==> flow/design.v <==
module gcd (
    input  logic        clk_i,
    input  logic        rst_i,
    input  logic        start_i,
    input  logic [31:0] a_i,
    input  logic [31:0] b_i,
    output logic        busy_o,
    output logic        valid_o,
    output logic [31:0] result_o
);
    logic [31:0] a, a_nxt;
    logic [31:0] b, b_nxt;
    logic [5:0]  k, k_nxt;           
    logic [31:0] result, result_nxt;
    typedef enum logic [3:0] {
        IDLE       = 4'b0000,
        LOAD       = 4'b0001,
        CHK_ZERO   = 4'b0010,
        FACTOR2    = 4'b0011,
        STRIP_A    = 4'b0100,
        STRIP_B    = 4'b0101,
        CMP        = 4'b0110,
        SUB        = 4'b0111,
        DONE       = 4'b1000
    } state_t;
    state_t state, state_nxt;
    logic a_is_zero, b_is_zero;
    logic both_even, a_even, b_even;
    logic a_gt_b;
    logic b_will_be_zero;           
    assign a_is_zero = (a == 0);
    assign b_is_zero = (b == 0);
    assign both_even = (a[0] == 0) && (b[0] == 0);
    assign a_even    = (a[0] == 0);
    assign b_even    = (b[0] == 0);
    assign a_gt_b    = (a > b);
    logic load_inputs, inc_k, shift_a, shift_b, swap, set_res;
    always_comb begin
        state_nxt   = state;
        load_inputs = 1'b0;
        inc_k       = 1'b0;
        shift_a     = 1'b0;
        shift_b     = 1'b0;
        swap        = 1'b0;
        set_res     = 1'b0;
        a_nxt      = a;
        b_nxt      = b;
        k_nxt      = k;
        result_nxt = result;
        b_will_be_zero = 1'b0;
        case (state)
            IDLE: begin
                if (start_i) begin
                    load_inputs = 1'b1;           
                    state_nxt   = LOAD;
                end
            end
            LOAD: begin
                a_nxt = a_i;                      
                b_nxt = b_i;
                k_nxt = 6'd0;                     
                state_nxt = CHK_ZERO;
            end
            CHK_ZERO: begin
                if (a_is_zero && b_is_zero) begin
                    set_res     = 1'b1;
                    result_nxt  = 32'd0;
                    state_nxt   = DONE;
                end else if (a_is_zero) begin
                    set_res     = 1'b1;
                    result_nxt  = b;
                    state_nxt   = DONE;
                end else if (b_is_zero) begin
                    set_res     = 1'b1;
                    result_nxt  = a;
                    state_nxt   = DONE;
                end else begin
                    state_nxt = FACTOR2;
                end
            end
            FACTOR2: begin
                if (both_even) begin
                    shift_a = 1'b1;
                    shift_b = 1'b1;
                    inc_k   = 1'b1;
                    a_nxt = a >> 1;
                    b_nxt = b >> 1;
                    k_nxt = k + 1'b1;
                    state_nxt = FACTOR2;           
                end else begin
                    state_nxt = STRIP_A;
                end
            end
            STRIP_A: begin
                if (a_even) begin
                    shift_a = 1'b1;
                    a_nxt   = a >> 1;
                    state_nxt = STRIP_A;
                end else begin
                    state_nxt = STRIP_B;
                end
            end
            STRIP_B: begin
                if (b_even) begin
                    shift_b = 1'b1;
                    b_nxt   = b >> 1;
                    state_nxt = STRIP_B;
                end else begin
                    state_nxt = CMP;
                end
            end
            CMP: begin
                if (a_gt_b) begin
                    swap  = 1'b1;
                    a_nxt = b;
                    b_nxt = a;
                end
                state_nxt = SUB;
            end
            SUB: begin
                b_nxt = b - a;                      
                b_will_be_zero = (b_nxt == 0);
                if (b_will_be_zero) begin
                    set_res     = 1'b1;
                    result_nxt  = a << k;         
                    state_nxt   = DONE;
                end else begin
                    state_nxt = STRIP_B;
                end
            end
            DONE: begin
                state_nxt = IDLE;                  
            end
            default: state_nxt = IDLE;            
        endcase
    end
    always_ff @(posedge clk_i or posedge rst_i) begin
        if (rst_i) begin
            a      <= 32'd0;
            b      <= 32'd0;
            k      <= 6'd0;
            result <= 32'd0;
        end else begin
            a      <= a_nxt;
            b      <= b_nxt;
            k      <= k_nxt;
            result <= result_nxt;
        end
    end
    always_ff @(posedge clk_i or posedge rst_i) begin
        if (rst_i)
            state <= IDLE;
        else
            state <= state_nxt;
    end
    always_ff @(posedge clk_i or posedge rst_i) begin
        if (rst_i) begin
            busy_o   <= 1'b0;
            valid_o  <= 1'b0;
            result_o <= 32'd0;
        end else begin
            busy_o   <= (state != IDLE) && (state != DONE);
            valid_o  <= set_res;                
            result_o <= result_nxt;
        end
    end
endmodule
## Tool chain data of gcd

The steps from the RTL of gcd to its reports follow in flow order.
Line numbers count from 1 in the design file above.
Library cell names are shortened.
Not given: -

| inputs | value |
|---|---|
| top | gcd |
| clock input | clk_i |
| standard-cell library | sky130hd |
| library corner | tt_025C_1v80 |

## Word-level counts

Source: Yosys, flattened and elaborated, memories not mapped. Widths are those after wreduce. Registers that Yosys merges into a memory's read port (data or address) are not register bits. Print and check cells do not count. Equal cells are merged and count once.

| cells by class | value |
|---|---|
| $add $sub $neg | 2 |
| order comparisons | 1 |
| equal/unequal tests | 15 |
| shift-type cells | 1 |
| multiplexer cells | 29 |
| bitwise operators | 2 |
| reductions and logical operators | 18 |

Operators with widths:

| operator | number |
|---|---|
| two-way mux 32 bit | 10 |
| parallel mux 32 bit (select 5 bit) | 1 |
| parallel mux 32 bit (select 4 bit) | 1 |
| logical NOT 32 bit | 3 |
| parallel mux 32 bit (select 2 bit) | 1 |
| subtractor 32 bit | 1 |
| > comparator 32 bit | 1 |
| left shift 32 x 6 -> 32 bit | 1 |
| parallel mux 4 bit (select 8 bit) | 1 |
| two-way mux 4 bit | 5 |
| equality test 4 x 3 -> 1 bit (second input constant) | 4 |
| inequality test 2 bit (second input constant) | 6 |
| parallel mux 6 bit (select 2 bit) | 1 |
| AND reduction 3 bit | 3 |
| equality test 4 x 2 -> 1 bit (second input constant) | 2 |
| inequality test 4 bit (second input constant) | 2 |
| AND reduction 4 bit | 2 |
| nonzero test 4 bit | 2 |
| adder 6 x 1 -> 6 bit (second input constant) | 1 |
| two-way mux 6 bit | 1 |
| nonzero test 5 bit | 1 |
| two-way mux 1 bit | 5 |
| nonzero test 2 bit | 2 |
| equality test 4 x 1 -> 1 bit (second input constant) | 1 |
| logical NOT 4 bit | 1 |
| logical AND 1 bit | 3 |
| two-way mux 3 bit | 1 |
| inverter 1 bit | 2 |

Not listed: further kinds 3, cells in them 3.

| storage and ports | value |
|---|---|
| flip-flop bits (word level) | 108 |
| input bits | 67 |
| output and inout bits | 34 |
| elaborated cells | 77 |

## Logic depth

Yosys ltp: most cells in a row. Word level: on the elaborated netlist, between registers, memories and ports. Mapped: between sequential cells and ports; inverters and the memories' decode and read muxes count.

| depth | value |
|---|---|
| word-level depth | 5 |
| ABC_AREA | 1 |
| mapped depth | 23 |
| gate-level depth less buffers | 21 |

## Synthesis result

Source: synth_stat.txt of the flow (Yosys; design flattened, memories mapped). It holds for the ABC_AREA given above (unset counts as 0); a run with the other value may have another netlist.

| mapped netlist | value |
|---|---|
| cells in the netlist | 1,676 |
| chip area (Yosys) | 10,318.6 µm² |
| area of sequential cells | 2,702.6 µm² |
| mapped flip-flops | 108 |
| buffer cells | 80 |

Cell types:

| type | number | area in all (µm²) |
|---|---|---|
| dfrtp_1 | 108 | 2.7E+03 |
| nand2_1 | 586 | 2,199.61 |
| inv_1 | 227 | 852.067 |
| o21ai_0 | 141 | 705.677 |
| o211ai_1 | 84 | 630.605 |
| ha_1 | 35 | 437.92 |
| nand3_1 | 72 | 360.346 |
| nor2_1 | 87 | 326.563 |
| a21oi_1 | 48 | 240.23 |
| o221ai_1 | 26 | 227.718 |
| clkbuf_1 | 59 | 221.462 |
| o2111ai_1 | 16 | 140.134 |
| o22ai_1 | 21 | 131.376 |
| nor4_1 | 17 | 106.352 |
| mux2i_1 | 10 | 100.096 |
| nand4_1 | 16 | 100.096 |
| nor2_2 | 16 | 100.096 |
| o21ai_1 | 17 | 85.082 |

Other cell types: 30; their cells: 90.

## Worst setup path after synthesis

OpenSTA on the mapped netlist: ideal clock, no wires. The path of least setup slack (recovery checks aside). Input and output delay are each 20% of the period. Register names are those of the netlist, which keeps one name where synthesis merged equal registers.

| timing post-synthesis | value |
|---|---|
| path kind | reg-to-reg |
| from | register b[0] |
| to | register result[10] |
| period | 6.0 ns |
| library setup time | 0.117 ns |
| time at the first pin | 0.000 ns |
| arrival | 2.517 ns |
| data required time | 5.883 ns |
| path slack | 3.366 ns |
| path delay | 2.634 ns |
| stages on the path | 20 |
| buffers on the path | 1 |
| synthesis period reached | 2.634 ns |

"path delay" is the arrival time less input delay plus setup time.
"stages on the path": output pins that drive a net of the path, with the launching flip-flop's if there is one; two outputs of one cell count as two.
"synthesis period reached" = period - worst setup slack (recovery checks aside). The figure is calculated, with input and output delays left at 20% of the set period.
Between the ends stands the longest chain of elaborated cells between them, by number of cells; it is not shown to be the way that was timed. Of several equally long chains one is given.
Each line given opens the expression or statement behind the cell; cells for indexed reads and writes are added by Yosys, which also makes memories of some case tables.

| on the way, post-synthesis | value |
|---|---|
| cells stage by stage | dfrtp_1 -> inv_1 -> ha_1 -> inv_1 -> fa_1 -> nand3_1 -> nand3_1 -> nand2_1 -> nand2_1 -> nand3_1 -> nand2_1 -> nand2_1 -> nand2_1 -> nor2_1 -> nand2_1 -> nor2_2 -> nand4_4 -> buf_2 -> nand3_1 -> nand2_1 |
| length of the longest elaborated chain | 5 |
| elaborated cells on any way between the ends | 12 |
| source lines of those cells | 8 |
| classes of those cells | add/sub: 1; eq/ne: 2; mux: 5; reduce/logical: 4 |

Ends and longest elaborated chain, post-synthesis:

| what | line | RTL |
|---|---|---|
| from (decl) | 12 | `logic [31:0] b, b_nxt;` |
| from (assign) | 140 | `b      <= 32'd0;` |
| from (assign) | 145 | `b      <= b_nxt;` |
| logical NOT 32 bit | 32 | `assign b_is_zero = (b == 0);` |
| two-way mux 32 bit | 73 | `end else if (b_is_zero) begin` |
| two-way mux 32 bit | 69 | `end else if (a_is_zero) begin` |
| two-way mux 32 bit | 65 | `if (a_is_zero && b_is_zero) begin` |
| parallel mux 32 bit (select 2 bit) | 51 | `case (state)` |
| to (assign) | 142 | `result <= 32'd0;` |
| to (assign) | 147 | `result <= result_nxt;` |
| to (decl) | 14 | `logic [31:0] result, result_nxt;` |

## Path in the finished layout

Path of least setup slack in the final report of entry A (OpenROAD, finished layout, wires in). Where an end is a register, its clock arrival counts in the times.

| timing after layout | value |
|---|---|
| path kind | reg-to-reg |
| from | register a[1] |
| to | register result[31] |
| period | 4.73 ns |
| library setup time | 0.06 ns |
| time at the first pin | 0.37 ns |
| arrival | 4.05 ns |
| data required time | 5.04 ns |
| path slack | 0.99 ns |
| stages on the path | 19 |
| buffers on the path | 1 |

Between the ends stands the longest chain of elaborated cells between them, by number of cells; it is not shown to be the way that was timed. Of several equally long chains one is given.

| on the way, after layout | value |
|---|---|
| cells stage by stage | dfrtp_1 -> inv_1 -> fa_1 -> nand3_1 -> nand3_1 -> nand2_1 -> nand2_1 -> nand2_1 -> nand3_1 -> nand2_1 -> nand2_1 -> nor2_1 -> nand2_1 -> nor2_2 -> nand4_4 -> buf_4 -> nand2_4 -> nand2_1 -> nand2_1 |
| length of the longest elaborated chain | 4 |
| elaborated cells on any way between the ends | 12 |
| source lines of those cells | 8 |
| classes of those cells | add/sub: 1; eq/ne: 2; shift: 1; mux: 4; reduce/logical: 4 |

Ends and longest elaborated chain, after layout:

| what | line | RTL |
|---|---|---|
| from (decl) | 11 | `logic [31:0] a, a_nxt;` |
| from (assign) | 139 | `a      <= 32'd0;` |
| from (assign) | 144 | `a      <= a_nxt;` |
| subtractor 32 bit | 121 | `b_nxt = b - a;` |
| logical NOT 32 bit | 122 | `b_will_be_zero = (b_nxt == 0);` |
| two-way mux 32 bit | 123 | `if (b_will_be_zero) begin` |
| parallel mux 32 bit (select 2 bit) | 51 | `case (state)` |
| to (assign) | 142 | `result <= 32'd0;` |
| to (assign) | 147 | `result <= result_nxt;` |
| to (decl) | 14 | `logic [31:0] result, result_nxt;` |

--- measured runs ---
Stored flow runs of gcd (4 of them; Yosys, OpenROAD, sky130hd). They differ in their settings and are not a sequence. Constraints: input delay and output delay 20% of the set period each, output load 0.01 pF.
By "period achieved" is meant the clock period of the run minus its worst setup slack. This is arithmetic on one report: input and output delays are still those of the set period (20% each).

#### Entry A

| setting | value |
|---|---|
| ABC_AREA | `1` |
| CAP_MARGIN | `0` |
| CELL_PAD_IN_SITES_DETAIL_PLACEMENT | `0` |
| CELL_PAD_IN_SITES_GLOBAL_PLACEMENT | `0` |
| CORE_UTILIZATION | `34` |
| GPL_ROUTABILITY_DRIVEN | `0` |
| GPL_TIMING_DRIVEN | `1` |
| MAX_ROUTING_LAYER | `met4` |
| MIN_ROUTING_LAYER | `met2` |
| PLACE_DENSITY_LB_ADDON | `0.08` |
| period_ns | `4.73` |
| CORE_MARGIN | `2` |
| SLEW_MARGIN | `20` |

| result | value |
|---|---|
| lowest hold slack | 0.484 ns |
| final setup TNS | 0.000 ns |
| utilization after routing | 0.4 |
| worst setup slack after layout | 0.992 ns |
| area of the standard cells in the finished layout | 11,930.2 µm² |
| period achieved | 3.738 ns |
| die outline area | 31,758.8 µm² |
| area of the synthesized netlist | 10,318.6 µm² |

#### Entry B

| setting | value |
|---|---|
| ABC_AREA | `0` |
| CAP_MARGIN | `35` |
| CELL_PAD_IN_SITES_DETAIL_PLACEMENT | `2` |
| CORE_ASPECT_RATIO | `1.7` |
| CORE_MARGIN | `4` |
| CORE_UTILIZATION | `56` |
| CTS_CLUSTER_DIAMETER | `213` |
| GPL_TIMING_DRIVEN | `1` |
| MIN_ROUTING_LAYER | `met1` |
| PLACE_DENSITY | `0.56` |
| SETUP_SLACK_MARGIN | `0.58` |
| TNS_END_PERCENT | `90` |
| period_ns | `2.83` |
| SLEW_MARGIN | `20` |

Not finished: placement ended with a tool error.

#### Entry C

| setting | value |
|---|---|
| ABC_AREA | `0` |
| CAP_MARGIN | `10` |
| CELL_PAD_IN_SITES_DETAIL_PLACEMENT | `2` |
| CELL_PAD_IN_SITES_GLOBAL_PLACEMENT | `2` |
| CORE_MARGIN | `8` |
| CORE_UTILIZATION | `33` |
| CTS_CLUSTER_SIZE | `76` |
| GPL_TIMING_DRIVEN | `1` |
| MAX_ROUTING_LAYER | `met5` |
| MIN_ROUTING_LAYER | `met1` |
| PLACE_DENSITY_LB_ADDON | `0.01` |
| SETUP_SLACK_MARGIN | `0.6` |
| SLEW_MARGIN | `10` |
| TNS_END_PERCENT | `60` |
| period_ns | `2.89` |

| result | value |
|---|---|
| lowest hold slack | 0.509 ns |
| final setup TNS | -112.128 ns |
| utilization after routing | 0.495 |
| worst setup slack after layout | -1.451 ns |
| area of the standard cells in the finished layout | 14,176.1 µm² |
| period achieved | 4.341 ns |
| die outline area | 34,657.4 µm² |
| area of the synthesized netlist | 9,555.4 µm² |

#### Entry D

| setting | value |
|---|---|
| ABC_AREA | `1` |
| CAP_MARGIN | `10` |
| CELL_PAD_IN_SITES_DETAIL_PLACEMENT | `1` |
| CORE_UTILIZATION | `58` |
| GPL_TIMING_DRIVEN | `0` |
| SETUP_SLACK_MARGIN | `1.22` |
| TNS_END_PERCENT | `45` |
| period_ns | `5.26` |
| CORE_MARGIN | `2` |
| SLEW_MARGIN | `20` |

Not finished: placement ended with error DPL-0033.
--- end ---
